==> flow/design.v <==
module SelectionSort_custom_SIMD_instruction (clk, reset, 
	in_v, rd, vrd1, vrd2, 
		in_data, in_vdata1, in_vdata2, 
	out_v, out_rd, out_vrd1, out_vrd2, 
		out_data, out_vdata1, out_vdata2);
	input clk, reset;
	input in_v;
	input [4:0] rd;
	input [2:0] vrd1, vrd2;			
	input [32-1:0] in_data;
	input [256-1:0] in_vdata1, in_vdata2;	
	output out_v;
	output [4:0] out_rd;
	output [2:0] out_vrd1, out_vrd2;	
	output  [32-1:0] out_data;
	output [256-1:0] out_vdata1, out_vdata2;
	reg [13-1:0] valid_sr;
	reg [5*13-1:0] rd_sr; 
	reg [3*13-1:0] vrd1_sr, vrd2_sr;
	always @(posedge clk) begin
		if (reset) begin
			valid_sr<=0; rd_sr<=0; vrd1_sr<=0; vrd2_sr<=0;
		end else begin
			valid_sr<= (valid_sr<<1)|in_v;			
			  rd_sr <= (   rd_sr<<5)| rd;
			vrd1_sr <= ( vrd1_sr<<3)|vrd1; 
			vrd2_sr <= ( vrd2_sr<<3)|vrd2;
		end
	end
	assign out_v   =valid_sr[  13-1];
	assign out_rd  =   rd_sr[5*13-1-:5];
	assign out_vrd1= vrd1_sr[3*13-1-:3]; 
	assign out_vrd2= vrd2_sr[3*13-1-:3];
	wire [255:0] in_valid, out_valid;
	assign in_valid = in_v ? in_vdata1 : 0;
	assign out_vdata1 = out_v ? out_valid : 0;
	SelectionSort selection_sort(.clock(clk), .in(in_valid), .out(out_valid));
	assign out_data = 0;
	assign out_vdata2 = 0;
endmodule  
module SelectionSort
(
  input wire clock,
  input wire [255:0] in,
  output wire [255:0] out
);
  wire [31:0] in_array [7:0];
  wire [31:0] out_array [7:0];
  wire [31:0] intermediate [95:0];
  genvar i;
  for (i=0; i<8; i=i+1) begin
    assign in_array[i] = in[((i+1)*32)-1 -: 32];
  end
  genvar j;
  for (j=0; j<8; j=j+1) begin
    assign out[((j+1)*32)-1 -: 32] = out_array[j];
  end
  CAS_unit cas0_1(clock, in_array[0], in_array[1], intermediate[0], intermediate[1]);
  SR_module nopx_1(clock, in_array[2], intermediate[2]);
  SR_module nopx_2(clock, in_array[3], intermediate[3]);
  SR_module nopx_3(clock, in_array[4], intermediate[4]);
  SR_module nopx_4(clock, in_array[5], intermediate[5]);
  SR_module nopx_5(clock, in_array[6], intermediate[6]);
  SR_module nopx_6(clock, in_array[7], intermediate[7]);
  CAS_unit cas0_2(clock, intermediate[0], intermediate[2], intermediate[8], intermediate[10]);
  SR_module nopx_7(clock, intermediate[1], intermediate[9]);
  SR_module nopx_8(clock, intermediate[3], intermediate[11]);
  SR_module nopx_9(clock, intermediate[4], intermediate[12]);
  SR_module nopx_10(clock, intermediate[5], intermediate[13]);
  SR_module nopx_11(clock, intermediate[6], intermediate[14]);
  SR_module nopx_12(clock, intermediate[7], intermediate[15]);
  CAS_unit cas0_3(clock, intermediate[8], intermediate[11], intermediate[16], intermediate[19]);
  CAS_unit cas4(clock, intermediate[9], intermediate[10], intermediate[17], intermediate[18]);
  SR_module nopx_13(clock, intermediate[12], intermediate[20]);
  SR_module nopx_14(clock, intermediate[13], intermediate[21]);
  SR_module nopx_15(clock, intermediate[14], intermediate[22]);
  SR_module nopx_16(clock, intermediate[15], intermediate[23]);
  CAS_unit cas0_4(clock, intermediate[16], intermediate[20], intermediate[24], intermediate[28]);
  CAS_unit cas6(clock, intermediate[17], intermediate[19], intermediate[25], intermediate[27]);
  SR_module nop17(clock, intermediate[18], intermediate[26]);
  SR_module nop18(clock, intermediate[21], intermediate[29]);
  SR_module nop19(clock, intermediate[22], intermediate[30]);
  SR_module nop20(clock, intermediate[23], intermediate[31]);
  CAS_unit cas0_5(clock, intermediate[24], intermediate[29], intermediate[32], intermediate[37]);
  CAS_unit cas8(clock, intermediate[25], intermediate[28], intermediate[33], intermediate[36]);
  CAS_unit cas9(clock, intermediate[26], intermediate[27], intermediate[34], intermediate[35]);
  SR_module nop21(clock, intermediate[30], intermediate[38]);
  SR_module nop22(clock, intermediate[31], intermediate[39]);
  CAS_unit cas0_6(clock, intermediate[32], intermediate[38], intermediate[40], intermediate[46]);
  CAS_unit cas11(clock, intermediate[33], intermediate[37], intermediate[41], intermediate[45]);
  CAS_unit cas12(clock, intermediate[34], intermediate[36], intermediate[42], intermediate[44]);
  SR_module nop23(clock, intermediate[35], intermediate[43]);
  SR_module nop24(clock, intermediate[39], intermediate[47]);
  CAS_unit cas0_7(clock, intermediate[40], intermediate[47], intermediate[48], intermediate[55]);
  CAS_unit cas14(clock, intermediate[41], intermediate[46], intermediate[49], intermediate[54]);
  CAS_unit cas15(clock, intermediate[42], intermediate[45], intermediate[50], intermediate[53]);
  CAS_unit cas16(clock, intermediate[43], intermediate[44], intermediate[51], intermediate[52]);
  SR_module nop0_1(clock, intermediate[48], intermediate[56]);
  CAS_unit cas17(clock, intermediate[49], intermediate[55], intermediate[57], intermediate[63]);
  CAS_unit cas18(clock, intermediate[50], intermediate[54], intermediate[58], intermediate[62]);
  CAS_unit cas19(clock, intermediate[51], intermediate[53], intermediate[59], intermediate[61]);
  SR_module nop26(clock, intermediate[52], intermediate[60]);
  SR_module nop0_2(clock, intermediate[56], intermediate[64]);
  SR_module nop28(clock, intermediate[57], intermediate[65]);
  CAS_unit cas20(clock, intermediate[58], intermediate[63], intermediate[66], intermediate[71]);
  CAS_unit cas21(clock, intermediate[59], intermediate[62], intermediate[67], intermediate[70]);
  CAS_unit cas22(clock, intermediate[60], intermediate[61], intermediate[68], intermediate[69]);
  SR_module nop0_3(clock, intermediate[64], intermediate[72]);
  SR_module nop30(clock, intermediate[65], intermediate[73]);
  SR_module nop31(clock, intermediate[66], intermediate[74]);
  CAS_unit cas23(clock, intermediate[67], intermediate[71], intermediate[75], intermediate[79]);
  CAS_unit cas24(clock, intermediate[68], intermediate[70], intermediate[76], intermediate[78]);
  SR_module nop32(clock, intermediate[69], intermediate[77]);
  SR_module nop0_4(clock, intermediate[72], intermediate[80]);
  SR_module nop34(clock, intermediate[73], intermediate[81]);
  SR_module nop35(clock, intermediate[74], intermediate[82]);
  SR_module nop36(clock, intermediate[75], intermediate[83]);
  CAS_unit cas25(clock, intermediate[76], intermediate[79], intermediate[84], intermediate[87]);
  CAS_unit cas26(clock, intermediate[77], intermediate[78], intermediate[85], intermediate[86]);
  SR_module nop0_5(clock, intermediate[80], intermediate[88]);
  SR_module nop38(clock, intermediate[81], intermediate[89]);
  SR_module nop39(clock, intermediate[82], intermediate[90]);
  SR_module nop40(clock, intermediate[83], intermediate[91]);
  SR_module nop41(clock, intermediate[84], intermediate[92]);
  CAS_unit cas27(clock, intermediate[85], intermediate[87], intermediate[93], intermediate[95]);
  SR_module nop42(clock, intermediate[86], intermediate[94]);
  SR_module nop0_6(clock, intermediate[88], out_array[0]);
  SR_module nop44(clock, intermediate[89], out_array[1]);
  SR_module nop45(clock, intermediate[90], out_array[2]);
  SR_module nop46(clock, intermediate[91], out_array[3]);
  SR_module nop47(clock, intermediate[92], out_array[4]);
  SR_module nop48(clock, intermediate[93], out_array[5]);
  CAS_unit cas28(clock, intermediate[94], intermediate[95], out_array[6], out_array[7]);
endmodule
module CAS_unit(clk, inA, inB, outA, outB);
	input clk;
	input [31:0] inA;
	input [31:0] inB;
	output reg [31:0] outA;
	output reg [31:0] outB;
	always @(posedge clk) begin
		if (inA<inB) begin
			outA<=inA; outB<=inB;
		end else begin
			outB<=inA; outA<=inB;
		end
	end
endmodule  
module SR_module(clk, din, dout);
	input clk;
	input      [31:0] din;
	output reg [31:0] dout;
	always @(posedge clk) dout<=din;
endmodule  
# [Tool chain data of SelectionSort_custom_SIMD_instruction]
# Module SelectionSort_custom_SIMD_instruction before and after one edit of its RTL, step after step.
# Lines under "orig" count in the file above, lines under "edited" in the edited file.
# "delta": "edited" minus "orig" as printed here. "change_rel_pct": 100 x difference / "orig".
# Library cell names are shortened.
# The mark -- stands for no value.
[design] top="SelectionSort_custom_SIMD_instruction" clock="clk" lib="sky130hd" corner="tt_025C_1v80"

# [The edit]
# Unified diff, file above to edited file.
# This change comes from a script, not from a designer. The edited design behaves differently; no optimisation was intended.
# begin of diff
@@ -120,5 +120,5 @@
   SR_module nop0_5(clock, intermediate[80], intermediate[88]);
   SR_module nop38(clock, intermediate[81], intermediate[89]);
-  SR_module nop39(clock, intermediate[82], intermediate[90]);
+  assign intermediate[90] = 0;
   SR_module nop40(clock, intermediate[83], intermediate[91]);
   SR_module nop41(clock, intermediate[84], intermediate[92]);
# end of diff

# [Word-level counts]
# Counts by Yosys on the flattened word-level netlist (proc, flatten, opt, wreduce). Print and check cells are left out. Cells with the same type and inputs are merged into one.
[bits] element="output_inout_bits" orig=556 edited=556 delta=0 change_rel_pct=0.00
[bits] element="ff_bits" orig=3484 edited=3324 delta=-160 change_rel_pct=-4.59
[bits] element="in_bits" orig=558 edited=558 delta=0 change_rel_pct=0.00
[bits] element="elab_cells" orig=198 edited=192 delta=-6 change_rel_pct=-3.03
[classes] element="compare" orig=28 edited=28 delta=0 change_rel_pct=0.00
[classes] element="muxes" orig=58 edited=57 delta=-1 change_rel_pct=-1.72
[classes] element="logic" orig=4 edited=4 delta=0 change_rel_pct=0.00
[ops] op="2-to-1 mux 32 bit" orig=56 edited=55 delta=-1 change_rel_pct=-1.79
# Unchanged operator kinds not shown: 6.

# [Longest topological paths]
# Longest topological path by Yosys (ltp), each cell counted once; first at word level (registers and memories cut), then after technology mapping (sequential cells cut; the memories' decode and read muxes count).
[depth] element="depth_word" orig=3 edited=3 delta=0 change_rel_pct=0.00
[depth] element="abc_area" orig="0" edited="0"
[depth] element="mapped_depth" orig=15 edited=15 delta=0 change_rel_pct=0.00
[depth] element="mapped_depth_nobuf" orig=10 edited=10 delta=0 change_rel_pct=0.00

# [Netlist]
# Source: synth_stat.txt of the flow (Yosys; design flattened, memories mapped). It holds for the ABC_AREA given above (unset counts as 0); a run with the other value may have another netlist.
[synth_totals] element="sequential_area_um2" orig=69746.9 edited=66543.8 delta=-3203.1 change_rel_pct=-4.59
[synth_totals] element="cells" orig=9544 edited=9361 delta=-183 change_rel_pct=-1.92
[synth_totals] element="buf_cells" orig=543 edited=570 delta=27 change_rel_pct=4.97
[synth_totals] element="synth_area_um2" orig=119179.3 edited=116351.6 delta=-2827.7 change_rel_pct=-2.37
[synth_totals] element="ffs" orig=3484 edited=3324 delta=-160 change_rel_pct=-4.59
[types] cell="dfxtp_1" orig=3484 edited=3324 delta=-160 change_rel_pct=-4.59
[types] cell="buf_6" orig=42 edited=132 delta=90 change_rel_pct=214.29
[types] cell="buf_2" orig=110 edited=32 delta=-78 change_rel_pct=-70.91
[types] cell="mux2_2" orig=1611 edited=1534 delta=-77 change_rel_pct=-4.78
[types] cell="mux2_4" orig=0 edited=40 delta=40
[types] cell="and2_1" orig=448 edited=417 delta=-31 change_rel_pct=-6.92
[types] cell="a21o_1" orig=84 edited=60 delta=-24 change_rel_pct=-28.57
[types] cell="buf_4" orig=317 edited=336 delta=19 change_rel_pct=5.99
[types] cell="nand2_1" orig=253 edited=263 delta=10 change_rel_pct=3.95
[types] cell="o21ai_0" orig=149 edited=159 delta=10 change_rel_pct=6.71
[types] cell="nor2b_1" orig=172 edited=178 delta=6 change_rel_pct=3.49
[types] cell="nor2_1" orig=124 edited=129 delta=5 change_rel_pct=4.03
[types] cell="mux2_1" orig=117 edited=122 delta=5 change_rel_pct=4.27
[types] cell="o21ai_1" orig=15 edited=20 delta=5 change_rel_pct=33.33
[types] cell="nand4_1" orig=104 edited=108 delta=4 change_rel_pct=3.85
[types] cell="nor4_1" orig=32 edited=36 delta=4 change_rel_pct=12.50
[types] cell="a221oi_1" orig=31 edited=27 delta=-4 change_rel_pct=-12.90
[types] cell="a2111oi_0" orig=14 edited=18 delta=4 change_rel_pct=28.57
# Unchanged cell types not shown: 11.
# Not every row of either side is listed.
# The figures by module come from a second, unflattened synthesis with its own total; it is not the netlist above.
[unflattened] element="hier_cells" orig=9481 edited=9386 delta=-95 change_rel_pct=-1.00
[unflattened] element="area_unflattened_um2" orig=126772.8 edited=124854.7 delta=-1918.1 change_rel_pct=-1.51
# Each row is one instance without its submodules.
[modules_orig] module="CAS_unit" instances=28 seq_area_um2=1281.2 area_um2=3075.4 cells=241
[modules_orig] module="SR_module" instances=48 seq_area_um2=640.6 area_um2=640.6 cells=32
[modules_orig] module="SelectionSort_custom_SIMD_instruction" instances=1 seq_area_um2=3123.0 area_um2=9910.8 cells=1197
[modules_orig] module="SelectionSort" instances=1 seq_area_um2=0.0 area_um2=0.0 cells=0
[modules_edited] module="CAS_unit" instances=28 seq_area_um2=1281.2 area_um2=3075.4 cells=241
[modules_edited] module="SR_module" instances=45 seq_area_um2=640.6 area_um2=640.6 cells=32
[modules_edited] module="SelectionSort_custom_SIMD_instruction" instances=1 seq_area_um2=3123.0 area_um2=9910.8 cells=1197
[modules_edited] module="SelectionSort" instances=1 seq_area_um2=0.0 area_um2=3.8 cells=1

# [Path before layout]
# OpenSTA on the mapped netlist: ideal clock, no wires. The path of least setup slack (recovery checks aside). Input and output delay are each 20% of the period. Register names are those of the netlist, which keeps one name where synthesis merged equal registers.
[synth_timing] element="path_type" orig="input to register" edited="input to register"
[synth_timing] element="startpoint" orig="input in_v" edited="input in_v"
[synth_timing] element="endpoint" orig="register selection_sort.cas0_1.outB[10]" edited="register selection_sort.cas0_1.outB[26]"
[synth_timing] element="launch_ns" orig=0.900 edited=0.900 delta=0.000 change_rel_pct=0.00
[synth_timing] element="setup_time_ns" orig=0.072 edited=0.072 delta=0.000
[synth_timing] element="path_delay_ns" orig=2.590 edited=2.555 delta=-0.035 change_rel_pct=-1.35
[synth_timing] element="path_slack_ns" orig=1.011 edited=1.045 delta=0.034
[synth_timing] element="n_path_buf" orig=5 edited=5 delta=0 change_rel_pct=0.00
[synth_timing] element="in_delay_ns" orig=0.900 edited=0.900 delta=0.000 change_rel_pct=0.00
[synth_timing] element="path_stages" orig=14 edited=14 delta=0 change_rel_pct=0.00
[synth_timing] element="t_arrival_ns" orig=3.418 edited=3.383 delta=-0.035 change_rel_pct=-1.02
[synth_timing] element="clock_period_ns" orig=4.5 edited=4.5 delta=0.0 change_rel_pct=0.00
[synth_timing] element="required_time_ns" orig=4.428 edited=4.428 delta=0.000 change_rel_pct=0.00
[synth_timing] element="period_less_setup_slack_ns" orig=3.489 edited=3.455 delta=-0.034 change_rel_pct=-0.97
# "path_delay_ns" = arrival - input delay + setup time.
# "path_stages" counts driving pins, that of a launching flip-flop among them; a cell with two outputs on the path counts twice.
# "period_less_setup_slack_ns" is the clock period less the worst setup slack; recovery checks do not enter. This is arithmetic on one report: input and output delays are still those of the set period (20% each).
# The rows between start and end are the longest chain of elaborated cells between them; the timing report does not say that the signal goes this way. Where chains are equally long, one stands for them.
# A line is the first line of the expression or statement that the cell stems from. Yosys adds cells for indexed reads and writes and turns some case tables into memories.
[synth_between_orig] path_cell_list="clkbuf_1 -> clkbuf_1 -> buf_1 -> nand2_1 -> inv_1 -> ha_1 -> a21o_1 -> a21o_1 -> a221oi_1 -> nand2_1 -> a31oi_1 -> buf_2 -> buf_2 -> mux2i_1" elab_chain_cells=3 cells_between=3 lines_between=2 classes_between="1 x compare; 2 x mux"
[synth_lines_orig] element="start: declaration" line_no=7 source="input in_v;"
[synth_lines_orig] element="2-to-1 mux 64 bit" line_no=35 source="assign in_valid = in_v ? in_vdata1 : 0;"
[synth_lines_orig] element="less-than comparator 32 bit" line_no=142 source="if (inA<inB) begin"
[synth_lines_orig] element="2-to-1 mux 32 bit" line_no=142
[synth_lines_orig] element="end: assignment" line_no=143 source="outA<=inA; outB<=inB;"
[synth_lines_orig] element="end: assignment" line_no=145 source="outB<=inA; outA<=inB;"
[synth_lines_orig] element="end: declaration" line_no=140 source="output reg [31:0] outB;"
[synth_between_edited] path_cell_list="buf_2 -> clkbuf_1 -> buf_1 -> nand2_1 -> inv_1 -> ha_1 -> a21o_1 -> a21o_1 -> a221oi_1 -> nand2_1 -> a31oi_1 -> buf_2 -> buf_2 -> mux2i_1" elab_chain_cells=3 cells_between=3 lines_between=2 classes_between="1 x compare; 2 x mux"
[synth_lines_edited] element="start: declaration" line_no=7 source="input in_v;"
[synth_lines_edited] element="2-to-1 mux 64 bit" line_no=35 source="assign in_valid = in_v ? in_vdata1 : 0;"
[synth_lines_edited] element="less-than comparator 32 bit" line_no=142 source="if (inA<inB) begin"
[synth_lines_edited] element="2-to-1 mux 32 bit" line_no=142
[synth_lines_edited] element="end: assignment" line_no=143 source="outA<=inA; outB<=inB;"
[synth_lines_edited] element="end: assignment" line_no=145 source="outB<=inA; outA<=inB;"
[synth_lines_edited] element="end: declaration" line_no=140 source="output reg [31:0] outB;"

# [Worst path after layout]
# Path of least setup slack in the final report of each run of pair 1 (OpenROAD, finished layout, wires in). Where an end is a register, its clock arrival counts in the times.
[layout_timing] element="path_type" orig="register to output" edited="register to output"
[layout_timing] element="startpoint" orig="register valid_sr[12]" edited="register valid_sr[12]"
[layout_timing] element="endpoint" orig="output out_vdata1[26]" edited="output out_vdata1[134]"
[layout_timing] element="clock_period_ns" orig=3.73 edited=3.73 delta=0.00 change_rel_pct=0.00
[layout_timing] element="path_stages" orig=4 edited=4 delta=0 change_rel_pct=0.00
[layout_timing] element="out_delay_ns" orig=0.75 edited=0.75 delta=0.00 change_rel_pct=0.00
[layout_timing] element="t_arrival_ns" orig=2.71 edited=2.79 delta=0.08 change_rel_pct=2.95
[layout_timing] element="launch_ns" orig=0.88 edited=0.95 delta=0.07 change_rel_pct=7.95
[layout_timing] element="required_time_ns" orig=2.98 edited=2.98 delta=0.00 change_rel_pct=0.00
[layout_timing] element="path_slack_ns" orig=0.28 edited=0.20 delta=-0.08
[layout_timing] element="n_path_buf" orig=2 edited=2 delta=0 change_rel_pct=0.00
# The rows between start and end are the longest chain of elaborated cells between them; the timing report does not say that the signal goes this way. Where chains are equally long, one stands for them.
[layout_between_orig] path_cell_list="dfxtp_4 -> buf_12 -> and2_1 -> clkdlybuf4s50_1" elab_chain_cells=1 cells_between=1 lines_between=1 classes_between="1 x mux"
[layout_lines_orig] element="start: declaration" line_no=17 source="reg [13-1:0] valid_sr;"
[layout_lines_orig] element="start: assignment" line_no=22 source="valid_sr<=0; rd_sr<=0; vrd1_sr<=0; vrd2_sr<=0;"
[layout_lines_orig] element="start: assignment" line_no=24 source="valid_sr<= (valid_sr<<1)|in_v;"
[layout_lines_orig] element="2-to-1 mux 256 bit" line_no=36 source="assign out_vdata1 = out_v ? out_valid : 0;"
[layout_lines_orig] element="end: declaration" line_no=16 source="output [256-1:0] out_vdata1, out_vdata2;"
[layout_between_edited] path_cell_list="dfxtp_4 -> buf_12 -> and2_1 -> clkdlybuf4s50_1" elab_chain_cells=1 cells_between=1 lines_between=1 classes_between="1 x mux"
[layout_lines_edited] element="start: declaration" line_no=17 source="reg [13-1:0] valid_sr;"
[layout_lines_edited] element="start: assignment" line_no=22 source="valid_sr<=0; rd_sr<=0; vrd1_sr<=0; vrd2_sr<=0;"
[layout_lines_edited] element="start: assignment" line_no=24 source="valid_sr<= (valid_sr<<1)|in_v;"
[layout_lines_edited] element="2-to-1 mux 256 bit" line_no=36 source="assign out_vdata1 = out_v ? out_valid : 0;"
[layout_lines_edited] element="end: declaration" line_no=16 source="output [256-1:0] out_vdata1, out_vdata2;"

# [Measured runs]
# Both versions went through the flow (Yosys, OpenROAD) with the same settings in each pair. Constraints: input delay and output delay 20% of the set period each, output load 0.01 pF.
[settings_pair_1] CORE_UTILIZATION=45 period_ns=3.73 CAP_MARGIN=20 CORE_MARGIN=2 SLEW_MARGIN=20
[results_pair_1] element="finish.utilization_frac" orig=0.531 edited=0.526 delta=-0.005
[results_pair_1] element="design.die.area_um2" orig=268977.0 edited=262641.0 delta=-6336.0 change_rel_pct=-2.36
[results_pair_1] element="power_uw" orig=138449 edited=134980 delta=-3469 change_rel_pct=-2.51
[results_pair_1] element="timing.hold.ws_ns" orig=0.194 edited=0.236 delta=0.042
[results_pair_1] element="period_reached_ns" orig=3.454 edited=3.533 delta=0.079 change_rel_pct=2.29
[results_pair_1] element="worstSetupSlack_ns" orig=0.276 edited=0.197 delta=-0.079
[results_pair_1] element="final_setup_tns_ns" orig=0.000 edited=0.000 delta=0.000
[results_pair_1] element="layout_stdcell_area_um2" orig=139630.0 edited=135103.0 delta=-4527.0 change_rel_pct=-3.24
[results_pair_1] element="post_synth_area_um2" orig=119179.3 edited=116351.6 delta=-2827.7 change_rel_pct=-2.37
[settings_pair_2] ABC_AREA=1 CORE_ASPECT_RATIO=0.79 CORE_UTILIZATION=64 CTS_CLUSTER_SIZE=38 GPL_ROUTABILITY_DRIVEN=1 PLACE_DENSITY=0.86 TNS_END_PERCENT=40 period_ns=3.35 CAP_MARGIN=20 CORE_MARGIN=2 SLEW_MARGIN=20
[results_pair_2] element="finish.utilization_frac" orig=0.726 edited=0.722 delta=-0.004
[results_pair_2] element="design.die.area_um2" orig=200195.0 edited=195247.0 delta=-4948.0 change_rel_pct=-2.47
[results_pair_2] element="power_uw" orig=149183 edited=144986 delta=-4197 change_rel_pct=-2.81
[results_pair_2] element="timing.hold.ws_ns" orig=0.081 edited=0.199 delta=0.118
[results_pair_2] element="period_reached_ns" orig=3.194 edited=3.207 delta=0.013 change_rel_pct=0.41
[results_pair_2] element="worstSetupSlack_ns" orig=0.156 edited=0.143 delta=-0.013
[results_pair_2] element="final_setup_tns_ns" orig=0.000 edited=0.000 delta=0.000
[results_pair_2] element="layout_stdcell_area_um2" orig=141585.0 edited=137252.0 delta=-4333.0 change_rel_pct=-3.06
[results_pair_2] element="post_synth_area_um2" orig=125829.4 edited=122691.4 delta=-3138.0 change_rel_pct=-2.49
# "period_reached_ns" is the run's clock period less its worst setup slack. It is reckoned from that one timing run; input and output delays stay at 20% of the period that was set.
# "power_uw" rests on the timing tool's default activity at the inputs, not on a simulated workload.
